==> flow/design.v <==
module Cfu (
    input               cmd_valid,
    output              cmd_ready,
    input      [9:0]    cmd_payload_function_id,
    input      [31:0]   cmd_payload_inputs_0,
    input      [31:0]   cmd_payload_inputs_1,
    output reg          rsp_valid,
    input               rsp_ready,
    output reg [31:0]   rsp_payload_outputs_0,
    input               reset,
    input               clk
);
    reg signed [31:0] InputOffset, FilterOffset;
    reg signed [31:0] accumulator;  
    reg signed [31:0] acc0, acc1, acc2, acc3;
    reg [31:0] global_input;
    wire [31:0] simd_input = (cmd_payload_function_id[9:3] == 7'd0) ? cmd_payload_inputs_0 : global_input;
    wire [31:0] simd_filter = (cmd_payload_function_id[9:3] == 7'd0) ? cmd_payload_inputs_1 : cmd_payload_inputs_0;
    wire signed [31:0] prod_0, prod_1, prod_2, prod_3;
    assign prod_0 = ($signed(simd_input[7 : 0]) + InputOffset) * ($signed(simd_filter[7 : 0]) + FilterOffset);
    assign prod_1 = ($signed(simd_input[15: 8]) + InputOffset) * ($signed(simd_filter[15: 8]) + FilterOffset);
    assign prod_2 = ($signed(simd_input[23:16]) + InputOffset) * ($signed(simd_filter[23:16]) + FilterOffset);
    assign prod_3 = ($signed(simd_input[31:24]) + InputOffset) * ($signed(simd_filter[31:24]) + FilterOffset);
    wire signed [31:0] sum_prods;
    assign sum_prods = prod_0 + prod_1 + prod_2 + prod_3;
    assign cmd_ready = ~rsp_valid;
    always @(posedge clk) begin
        if (reset) begin
            rsp_payload_outputs_0 <= 32'b0;
            rsp_valid <= 1'b0;
            InputOffset <= 32'd0;
            FilterOffset <= 32'd0;
            accumulator <= 32'd0;
            acc0 <= 32'd0;
            acc1 <= 32'd0;
            acc2 <= 32'd0;
            acc3 <= 32'd0;
            global_input <= 32'd0;
        end else if (rsp_valid) begin
            if (rsp_ready) rsp_valid <= 1'b0;
        end else if (cmd_valid) begin
            rsp_valid <= 1'b1;
            case (cmd_payload_function_id[9:3])
                7'd0: begin
                    accumulator <= accumulator + sum_prods;
                    rsp_payload_outputs_0 <= accumulator;
                end
                7'd1: begin
                    accumulator <= 32'd0;
                    rsp_payload_outputs_0 <= 32'd0;
                end
                7'd2: begin
                    InputOffset <= $signed(cmd_payload_inputs_0);
                    rsp_payload_outputs_0 <= $signed(cmd_payload_inputs_0);
                end
                7'd3: begin
                    FilterOffset <= $signed(cmd_payload_inputs_0);
                    rsp_payload_outputs_0 <= $signed(cmd_payload_inputs_0);
                end
                7'd4: begin
                    rsp_payload_outputs_0 <= accumulator;
                end
                7'd5: begin
                    global_input <= cmd_payload_inputs_0;
                end
                7'd6: begin
                    acc0 <= acc0 + sum_prods;
                end
                7'd7: begin
                    acc1 <= acc1 + sum_prods;
                end
                7'd8: begin
                    acc2 <= acc2 + sum_prods;
                end
                7'd9: begin
                    acc3 <= acc3 + sum_prods;
                end
                7'd10: begin
                    acc0 <= 32'd0;
                    acc1 <= 32'd0;
                    acc2 <= 32'd0;
                    acc3 <= 32'd0;
                end
                7'd11: rsp_payload_outputs_0 <= acc0;
                7'd12: rsp_payload_outputs_0 <= acc1;
                7'd13: rsp_payload_outputs_0 <= acc2;
                7'd14: rsp_payload_outputs_0 <= acc3;
                default: rsp_payload_outputs_0 <= 32'b0;
            endcase
        end
    end
endmodule
### From RTL to reports: Cfu

Tool output for the design above before and after an edit, in the order of the flow.
Lines under "original" count in the file above, lines under "edited" in the edited file.
"difference" is "edited" less "original", of the values as shown; "rel. change" is that difference over "original", in percent.
Not given: --

* top module: Cfu
* clock input: clk
* standard-cell library: sky130hd
* corner: tt_025C_1v80

### Edit of the RTL

Unified diff, file above to edited file.
A script made this edit; it was not meant as an optimisation.

```diff
@@ -11,5 +11,5 @@
     input               clk
 );
-    reg signed [31:0] InputOffset, FilterOffset;
+    reg signed [47:0] InputOffset, FilterOffset;
     reg signed [31:0] accumulator;  
     reg signed [31:0] acc0, acc1, acc2, acc3;
```

### Word-level counts

Counts by Yosys on the flattened word-level netlist (proc, flatten, opt, wreduce; memories kept). Register bits leave out memories and registers merged into their read ports (data or address). Print and check cells are left out. Cells with the same type and inputs are merged into one.

Storage and ports
* input port bits: original 78, edited 78, difference 0, rel. change 0.00%
* output and inout bits: original 34, edited 34, difference 0, rel. change 0.00%
* bits in registers: original 289, edited 289, difference 0, rel. change 0.00%

Cells by class
* bitwise gates (word level): original 2, edited 2, difference 0, rel. change 0.00%
* multiplexer cells: original 11, edited 11, difference 0, rel. change 0.00%
* $add $sub $neg: original 16, edited 16, difference 0, rel. change 0.00%
* reductions and logical operators: original 18, edited 18, difference 0, rel. change 0.00%
* $mul: original 4, edited 4, difference 0, rel. change 0.00%
* equal/unequal tests: original 14, edited 14, difference 0, rel. change 0.00%

Operator list
* 8-bit by 32-bit adder with 32-bit output: original 8, edited 0, difference -8, rel. change -100.00%
* 8-bit by 32-bit adder with 33-bit output: original 0, edited 8, difference +8
* 32-bit by 32-bit multiplier with 32-bit output: original 4, edited 0, difference -4, rel. change -100.00%
* 33-bit by 33-bit multiplier with 32-bit output: original 0, edited 4, difference +4

Operator kinds equal on both sides are left out: 15.

### Logic depth

Depth = most cells in a row (Yosys ltp): at word level without a register or memory, in the mapped netlist without a sequential cell, where the memories' decode and read muxes count.

Logic depth
* depth after elaboration: original 9, edited 9, difference 0, rel. change 0.00%
* ABC_AREA: original 0, edited 0
* mapped depth: original 63, edited 63, difference 0, rel. change 0.00%

### Synthesis result

The flow's flattened synthesis, as Yosys stat reports it; memories are mapped. The netlist is that of the ABC_AREA named above (0 if unset); the other value can give another one.

Synthesis totals
* area of sequential cells (um^2): original 5785.5, edited 5785.5, difference 0.0, rel. change 0.00%
* chip area (Yosys) (um^2): original 95400.2, edited 95400.2, difference 0.0, rel. change 0.00%
* flip-flops: original 289, edited 289, difference 0, rel. change 0.00%
* cell count: original 11251, edited 11251, difference 0, rel. change 0.00%
* buffer cells: original 396, edited 396, difference 0, rel. change 0.00%

Cell types equal on both sides are left out: 97.

### Worst setup path after synthesis

Path of least setup slack by OpenSTA after synthesis, without wires, with an ideal clock, recovery checks aside; 20% of the period is set as input and as output delay. Where synthesis merged equal registers, the netlist keeps one of their names.

Path after synthesis
* kind: original input to register, edited input to register
* start point: original in cmd_payload_function_id[4], edited in cmd_payload_function_id[4]
* end point: original reg acc0[31], edited reg acc0[31]
* external input delay (ns): original 4.000, edited 4.000, difference 0.000, rel. change 0.00%
* path slack (ns): original 1.679, edited 1.679, difference 0.000
* delay of the path (ns): original 14.320, edited 14.320, difference 0.000, rel. change 0.00%
* data arrival time (ns): original 18.193, edited 18.193, difference 0.000, rel. change 0.00%
* library setup time (ns): original 0.127, edited 0.127, difference 0.000
* period (ns): original 20.0, edited 20.0, difference 0.0, rel. change 0.00%
* driving pins on the path: original 51, edited 51, difference 0, rel. change 0.00%
* required time (ns): original 19.873, edited 19.873, difference 0.000, rel. change 0.00%
* synthesis period reached (ns): original 18.321, edited 18.321, difference 0.000, rel. change 0.00%

"delay of the path" = arrival - input delay + setup time.
"driving pins on the path" counts driving pins, that of a launching flip-flop among them; a cell with two outputs on the path counts twice.
"synthesis period reached" is the clock period less the worst setup slack; recovery checks do not enter. This is arithmetic on one report: input and output delays are still those of the set period (20% each).
The rows between start and end are the longest chain of elaborated cells between them; the timing report does not say that the signal goes this way. Where chains are equally long, one stands for them.
Each line given opens the expression or statement behind the cell; cells for indexed reads and writes are added by Yosys, which also makes memories of some case tables.
At most two assigning lines are given for a register; there are more.

On the way, after synthesis, original:
* path through: sky130_fd_sc_hd__clkbuf_1 sky130_fd_sc_hd__nor2_1 sky130_fd_sc_hd__nand3_1 sky130_fd_sc_hd__clkbuf_1 sky130_fd_sc_hd__clkbuf_1 sky130_fd_sc_hd__mux2_2 sky130_fd_sc_hd__ha_1 sky130_fd_sc_hd__inv_1 sky130_fd_sc_hd__fa_1 sky130_fd_sc_hd__nor2b_1 sky130_fd_sc_hd__o31a_1 sky130_fd_sc_hd__o211a_1 sky130_fd_sc_hd__nor4_4 sky130_fd_sc_hd__o21ai_2 sky130_fd_sc_hd__o41ai_2 sky130_fd_sc_hd__o211a_1 sky130_fd_sc_hd__a21oi_1 sky130_fd_sc_hd__a21o_1 (+15 left out) sky130_fd_sc_hd__xor2_1 sky130_fd_sc_hd__xnor2_1 sky130_fd_sc_hd__xnor2_1 sky130_fd_sc_hd__xnor2_1 sky130_fd_sc_hd__xnor2_1 sky130_fd_sc_hd__xnor3_1 sky130_fd_sc_hd__xnor2_1 sky130_fd_sc_hd__xnor3_1 sky130_fd_sc_hd__xor2_1 sky130_fd_sc_hd__xnor3_1 sky130_fd_sc_hd__xnor3_1 sky130_fd_sc_hd__xnor3_1 sky130_fd_sc_hd__xnor3_2 sky130_fd_sc_hd__mux2_1 sky130_fd_sc_hd__and2_1 sky130_fd_sc_hd__mux2_2 sky130_fd_sc_hd__a211oi_1 sky130_fd_sc_hd__o32ai_1
* length of the longest elaborated chain: 9
* elaborated cells between the ends (all ways): 24

Ends and longest elaborated chain, after synthesis, original
* start: declaration: RTL line 4 `input      [9:0]    cmd_payload_function_id,`
* 7-bit zero test: RTL line 17 `wire [31:0] simd_input = (cmd_payload_function_id[9:3] == 7'd0) ? cmd_payload_inputs_0 : global_input;`
* 32-bit 2-to-1 mux: RTL line 17
* 8-bit by 32-bit adder with 32-bit output: RTL line 20 `assign prod_0 = ($signed(simd_input[7 : 0]) + InputOffset) * ($signed(simd_filter[7 : 0]) + FilterOffset);`
* 32-bit by 32-bit multiplier with 32-bit output: RTL line 20
* 32-bit adder x3: RTL line 25 `assign sum_prods = prod_0 + prod_1 + prod_2 + prod_3;`
* 32-bit adder: RTL line 67 `acc0 <= acc0 + sum_prods;`
* 32-bit parallel mux with 2-bit select: RTL line 43 `case (cmd_payload_function_id[9:3])`
* end: assignment: RTL line 34 `acc0 <= 32'd0;`
* end: assignment: RTL line 67
* end: declaration: RTL line 15 `reg signed [31:0] acc0, acc1, acc2, acc3;`

On the way, after synthesis, edited:
* path through: sky130_fd_sc_hd__clkbuf_1 sky130_fd_sc_hd__nor2_1 sky130_fd_sc_hd__nand3_1 sky130_fd_sc_hd__clkbuf_1 sky130_fd_sc_hd__clkbuf_1 sky130_fd_sc_hd__mux2_2 sky130_fd_sc_hd__ha_1 sky130_fd_sc_hd__inv_1 sky130_fd_sc_hd__fa_1 sky130_fd_sc_hd__nor2b_1 sky130_fd_sc_hd__o31a_1 sky130_fd_sc_hd__o211a_1 sky130_fd_sc_hd__nor4_4 sky130_fd_sc_hd__o21ai_2 sky130_fd_sc_hd__o41ai_2 sky130_fd_sc_hd__o211a_1 sky130_fd_sc_hd__a21oi_1 sky130_fd_sc_hd__a21o_1 (+15 left out) sky130_fd_sc_hd__xor2_1 sky130_fd_sc_hd__xnor2_1 sky130_fd_sc_hd__xnor2_1 sky130_fd_sc_hd__xnor2_1 sky130_fd_sc_hd__xnor2_1 sky130_fd_sc_hd__xnor3_1 sky130_fd_sc_hd__xnor2_1 sky130_fd_sc_hd__xnor3_1 sky130_fd_sc_hd__xor2_1 sky130_fd_sc_hd__xnor3_1 sky130_fd_sc_hd__xnor3_1 sky130_fd_sc_hd__xnor3_1 sky130_fd_sc_hd__xnor3_2 sky130_fd_sc_hd__mux2_1 sky130_fd_sc_hd__and2_1 sky130_fd_sc_hd__mux2_2 sky130_fd_sc_hd__a211oi_1 sky130_fd_sc_hd__o32ai_1
* length of the longest elaborated chain: 9
* elaborated cells between the ends (all ways): 24

Ends and longest elaborated chain, after synthesis, edited
* start: declaration: RTL line 4 `input      [9:0]    cmd_payload_function_id,`
* 7-bit zero test: RTL line 17 `wire [31:0] simd_input = (cmd_payload_function_id[9:3] == 7'd0) ? cmd_payload_inputs_0 : global_input;`
* 32-bit 2-to-1 mux: RTL line 17
* 8-bit by 32-bit adder with 33-bit output: RTL line 20 `assign prod_0 = ($signed(simd_input[7 : 0]) + InputOffset) * ($signed(simd_filter[7 : 0]) + FilterOffset);`
* 33-bit by 33-bit multiplier with 32-bit output: RTL line 20
* 32-bit adder x3: RTL line 25 `assign sum_prods = prod_0 + prod_1 + prod_2 + prod_3;`
* 32-bit adder: RTL line 67 `acc0 <= acc0 + sum_prods;`
* 32-bit parallel mux with 2-bit select: RTL line 43 `case (cmd_payload_function_id[9:3])`
* end: assignment: RTL line 34 `acc0 <= 32'd0;`
* end: assignment: RTL line 67
* end: declaration: RTL line 15 `reg signed [31:0] acc0, acc1, acc2, acc3;`

### Path in the finished layout

Path of least setup slack in the final report of each run of pair 1 (OpenROAD, finished layout, wires in). Where an end is a register, its clock arrival counts in the times.

Path post-layout
* kind: original input to register, edited input to register
* start point: original in cmd_payload_function_id[6], edited in cmd_payload_function_id[6]
* end point: original reg acc1[31], edited reg accumulator[31]
* library setup time (ns): original 0.08, edited 0.17, difference +0.09
* external input delay (ns): original 3.94, edited 3.94, difference 0.00, rel. change 0.00%
* path slack (ns): original 0.38, edited 0.44, difference +0.06
* period (ns): original 19.7, edited 19.7, difference 0.0, rel. change 0.00%
* required time (ns): original 20.17, edited 20.09, difference -0.08, rel. change -0.40%
* driving pins on the path: original 53, edited 53, difference 0, rel. change 0.00%
* data arrival time (ns): original 19.78, edited 19.65, difference -0.13, rel. change -0.66%

The rows between start and end are the longest chain of elaborated cells between them; the timing report does not say that the signal goes this way. Where chains are equally long, one stands for them.
At most two assigning lines are given for a register; there are more.

On the way, post-layout, original:
* path through: sky130_fd_sc_hd__clkdlybuf4s50_1 sky130_fd_sc_hd__nor2_2 sky130_fd_sc_hd__nand3_4 sky130_fd_sc_hd__buf_6 sky130_fd_sc_hd__buf_6 sky130_fd_sc_hd__mux2_2 sky130_fd_sc_hd__ha_1 sky130_fd_sc_hd__fa_1 sky130_fd_sc_hd__a21oi_1 sky130_fd_sc_hd__o21ai_2 sky130_fd_sc_hd__a22o_1 sky130_fd_sc_hd__a2111oi_4 sky130_fd_sc_hd__nor3_2 sky130_fd_sc_hd__o2111a_1 sky130_fd_sc_hd__a211oi_1 sky130_fd_sc_hd__o31a_1 sky130_fd_sc_hd__nand2_1 sky130_fd_sc_hd__fa_1 (+17 left out) sky130_fd_sc_hd__xnor2_1 sky130_fd_sc_hd__xnor2_1 sky130_fd_sc_hd__xnor2_1 sky130_fd_sc_hd__xnor2_1 sky130_fd_sc_hd__xnor3_1 sky130_fd_sc_hd__xnor2_1 sky130_fd_sc_hd__xnor3_1 sky130_fd_sc_hd__xor2_1 sky130_fd_sc_hd__xnor3_1 sky130_fd_sc_hd__xnor3_1 sky130_fd_sc_hd__xnor3_1 sky130_fd_sc_hd__xnor3_2 sky130_fd_sc_hd__buf_4 sky130_fd_sc_hd__xnor2_4 sky130_fd_sc_hd__xnor2_4 sky130_fd_sc_hd__xor2_1 sky130_fd_sc_hd__or3_1 sky130_fd_sc_hd__a31oi_1
* length of the longest elaborated chain: 9
* elaborated cells between the ends (all ways): 24

Ends and longest elaborated chain, post-layout, original
* start: declaration: RTL line 4 `input      [9:0]    cmd_payload_function_id,`
* 7-bit zero test: RTL line 17 `wire [31:0] simd_input = (cmd_payload_function_id[9:3] == 7'd0) ? cmd_payload_inputs_0 : global_input;`
* 32-bit 2-to-1 mux: RTL line 17
* 8-bit by 32-bit adder with 32-bit output: RTL line 20 `assign prod_0 = ($signed(simd_input[7 : 0]) + InputOffset) * ($signed(simd_filter[7 : 0]) + FilterOffset);`
* 32-bit by 32-bit multiplier with 32-bit output: RTL line 20
* 32-bit adder x3: RTL line 25 `assign sum_prods = prod_0 + prod_1 + prod_2 + prod_3;`
* 32-bit adder: RTL line 70 `acc1 <= acc1 + sum_prods;`
* 32-bit parallel mux with 2-bit select: RTL line 43 `case (cmd_payload_function_id[9:3])`
* end: assignment: RTL line 35 `acc1 <= 32'd0;`
* end: assignment: RTL line 70
* end: declaration: RTL line 15 `reg signed [31:0] acc0, acc1, acc2, acc3;`

On the way, post-layout, edited:
* path through: sky130_fd_sc_hd__clkdlybuf4s50_1 sky130_fd_sc_hd__nor2_2 sky130_fd_sc_hd__nand3_4 sky130_fd_sc_hd__buf_4 sky130_fd_sc_hd__mux2_2 sky130_fd_sc_hd__ha_1 sky130_fd_sc_hd__fa_1 sky130_fd_sc_hd__a211oi_1 sky130_fd_sc_hd__o21ai_1 sky130_fd_sc_hd__a2111oi_2 sky130_fd_sc_hd__buf_4 sky130_fd_sc_hd__o21bai_1 sky130_fd_sc_hd__nand3_1 sky130_fd_sc_hd__nand3_1 sky130_fd_sc_hd__nand4_1 sky130_fd_sc_hd__nand3_1 sky130_fd_sc_hd__xnor2_1 sky130_fd_sc_hd__nand2_1 (+17 left out) sky130_fd_sc_hd__xnor2_1 sky130_fd_sc_hd__xnor2_1 sky130_fd_sc_hd__xnor2_1 sky130_fd_sc_hd__xnor2_1 sky130_fd_sc_hd__xnor3_1 sky130_fd_sc_hd__xnor2_1 sky130_fd_sc_hd__xnor3_1 sky130_fd_sc_hd__xor2_1 sky130_fd_sc_hd__xnor3_2 sky130_fd_sc_hd__xnor3_1 sky130_fd_sc_hd__xnor3_1 sky130_fd_sc_hd__xnor3_2 sky130_fd_sc_hd__mux2_1 sky130_fd_sc_hd__and2_1 sky130_fd_sc_hd__a211oi_1 sky130_fd_sc_hd__nor2_1 sky130_fd_sc_hd__o31ai_1 sky130_fd_sc_hd__a21oi_1
* length of the longest elaborated chain: 9
* elaborated cells between the ends (all ways): 23

Ends and longest elaborated chain, post-layout, edited
* start: declaration: RTL line 4 `input      [9:0]    cmd_payload_function_id,`
* 7-bit zero test: RTL line 17 `wire [31:0] simd_input = (cmd_payload_function_id[9:3] == 7'd0) ? cmd_payload_inputs_0 : global_input;`
* 32-bit 2-to-1 mux: RTL line 17
* 8-bit by 32-bit adder with 33-bit output: RTL line 20 `assign prod_0 = ($signed(simd_input[7 : 0]) + InputOffset) * ($signed(simd_filter[7 : 0]) + FilterOffset);`
* 33-bit by 33-bit multiplier with 32-bit output: RTL line 20
* 32-bit adder x3: RTL line 25 `assign sum_prods = prod_0 + prod_1 + prod_2 + prod_3;`
* 32-bit adder: RTL line 45 `accumulator <= accumulator + sum_prods;`
* 32-bit parallel mux with 2-bit select: RTL line 43 `case (cmd_payload_function_id[9:3])`
* end: assignment: RTL line 45
* end: assignment: RTL line 49 `accumulator <= 32'd0;`
* end: declaration: RTL line 14 `reg signed [31:0] accumulator;`

### Flow runs

Runs of the flow (Yosys, OpenROAD) on both versions; the two runs of a pair have the same settings. The constraints put input and output delay at 20% of the set period each and load the outputs with 0.01 pF.

Settings, pair 1:
* CORE_UTILIZATION: 40
* period_ns: 19.7
* CAP_MARGIN: 20
* CORE_MARGIN: 2
* SLEW_MARGIN: 20

Results, pair 1
* worst-case hold slack (ns): original 0.452, edited 0.453, difference +0.001
* final setup TNS (ns): original 0.000, edited 0.000, difference 0.000
* utilization after routing (%): original 46.1, edited 46.6, difference +0.5
* lowest setup slack (ns): original 0.382, edited 0.440, difference +0.058
* chip area after synthesis (Yosys) (um^2): original 95400.2, edited 95400.2, difference 0.0, rel. change 0.00%
* area inside the die boundary (um^2): original 242423.0, edited 242423.0, difference 0.0, rel. change 0.00%

Settings, pair 2:
* CORE_UTILIZATION: 46
* CTS_CLUSTER_SIZE: 22
* HOLD_SLACK_MARGIN: -0.05
* MIN_ROUTING_LAYER: met1
* SETUP_SLACK_MARGIN: 1.86
* period_ns: 18.0
* CAP_MARGIN: 20
* CORE_MARGIN: 2
* SLEW_MARGIN: 20

Results, pair 2
* worst-case hold slack (ns): original 0.454, edited 0.454, difference 0.000
* final setup TNS (ns): original 0.000, edited 0.000, difference 0.000
* utilization after routing (%): original 56.0, edited 57.1, difference +1.1
* lowest setup slack (ns): original 0.810, edited 0.885, difference +0.075
* chip area after synthesis (Yosys) (um^2): original 95400.2, edited 95400.2, difference 0.0, rel. change 0.00%
* area inside the die boundary (um^2): original 211048.0, edited 211048.0, difference 0.0, rel. change 0.00%
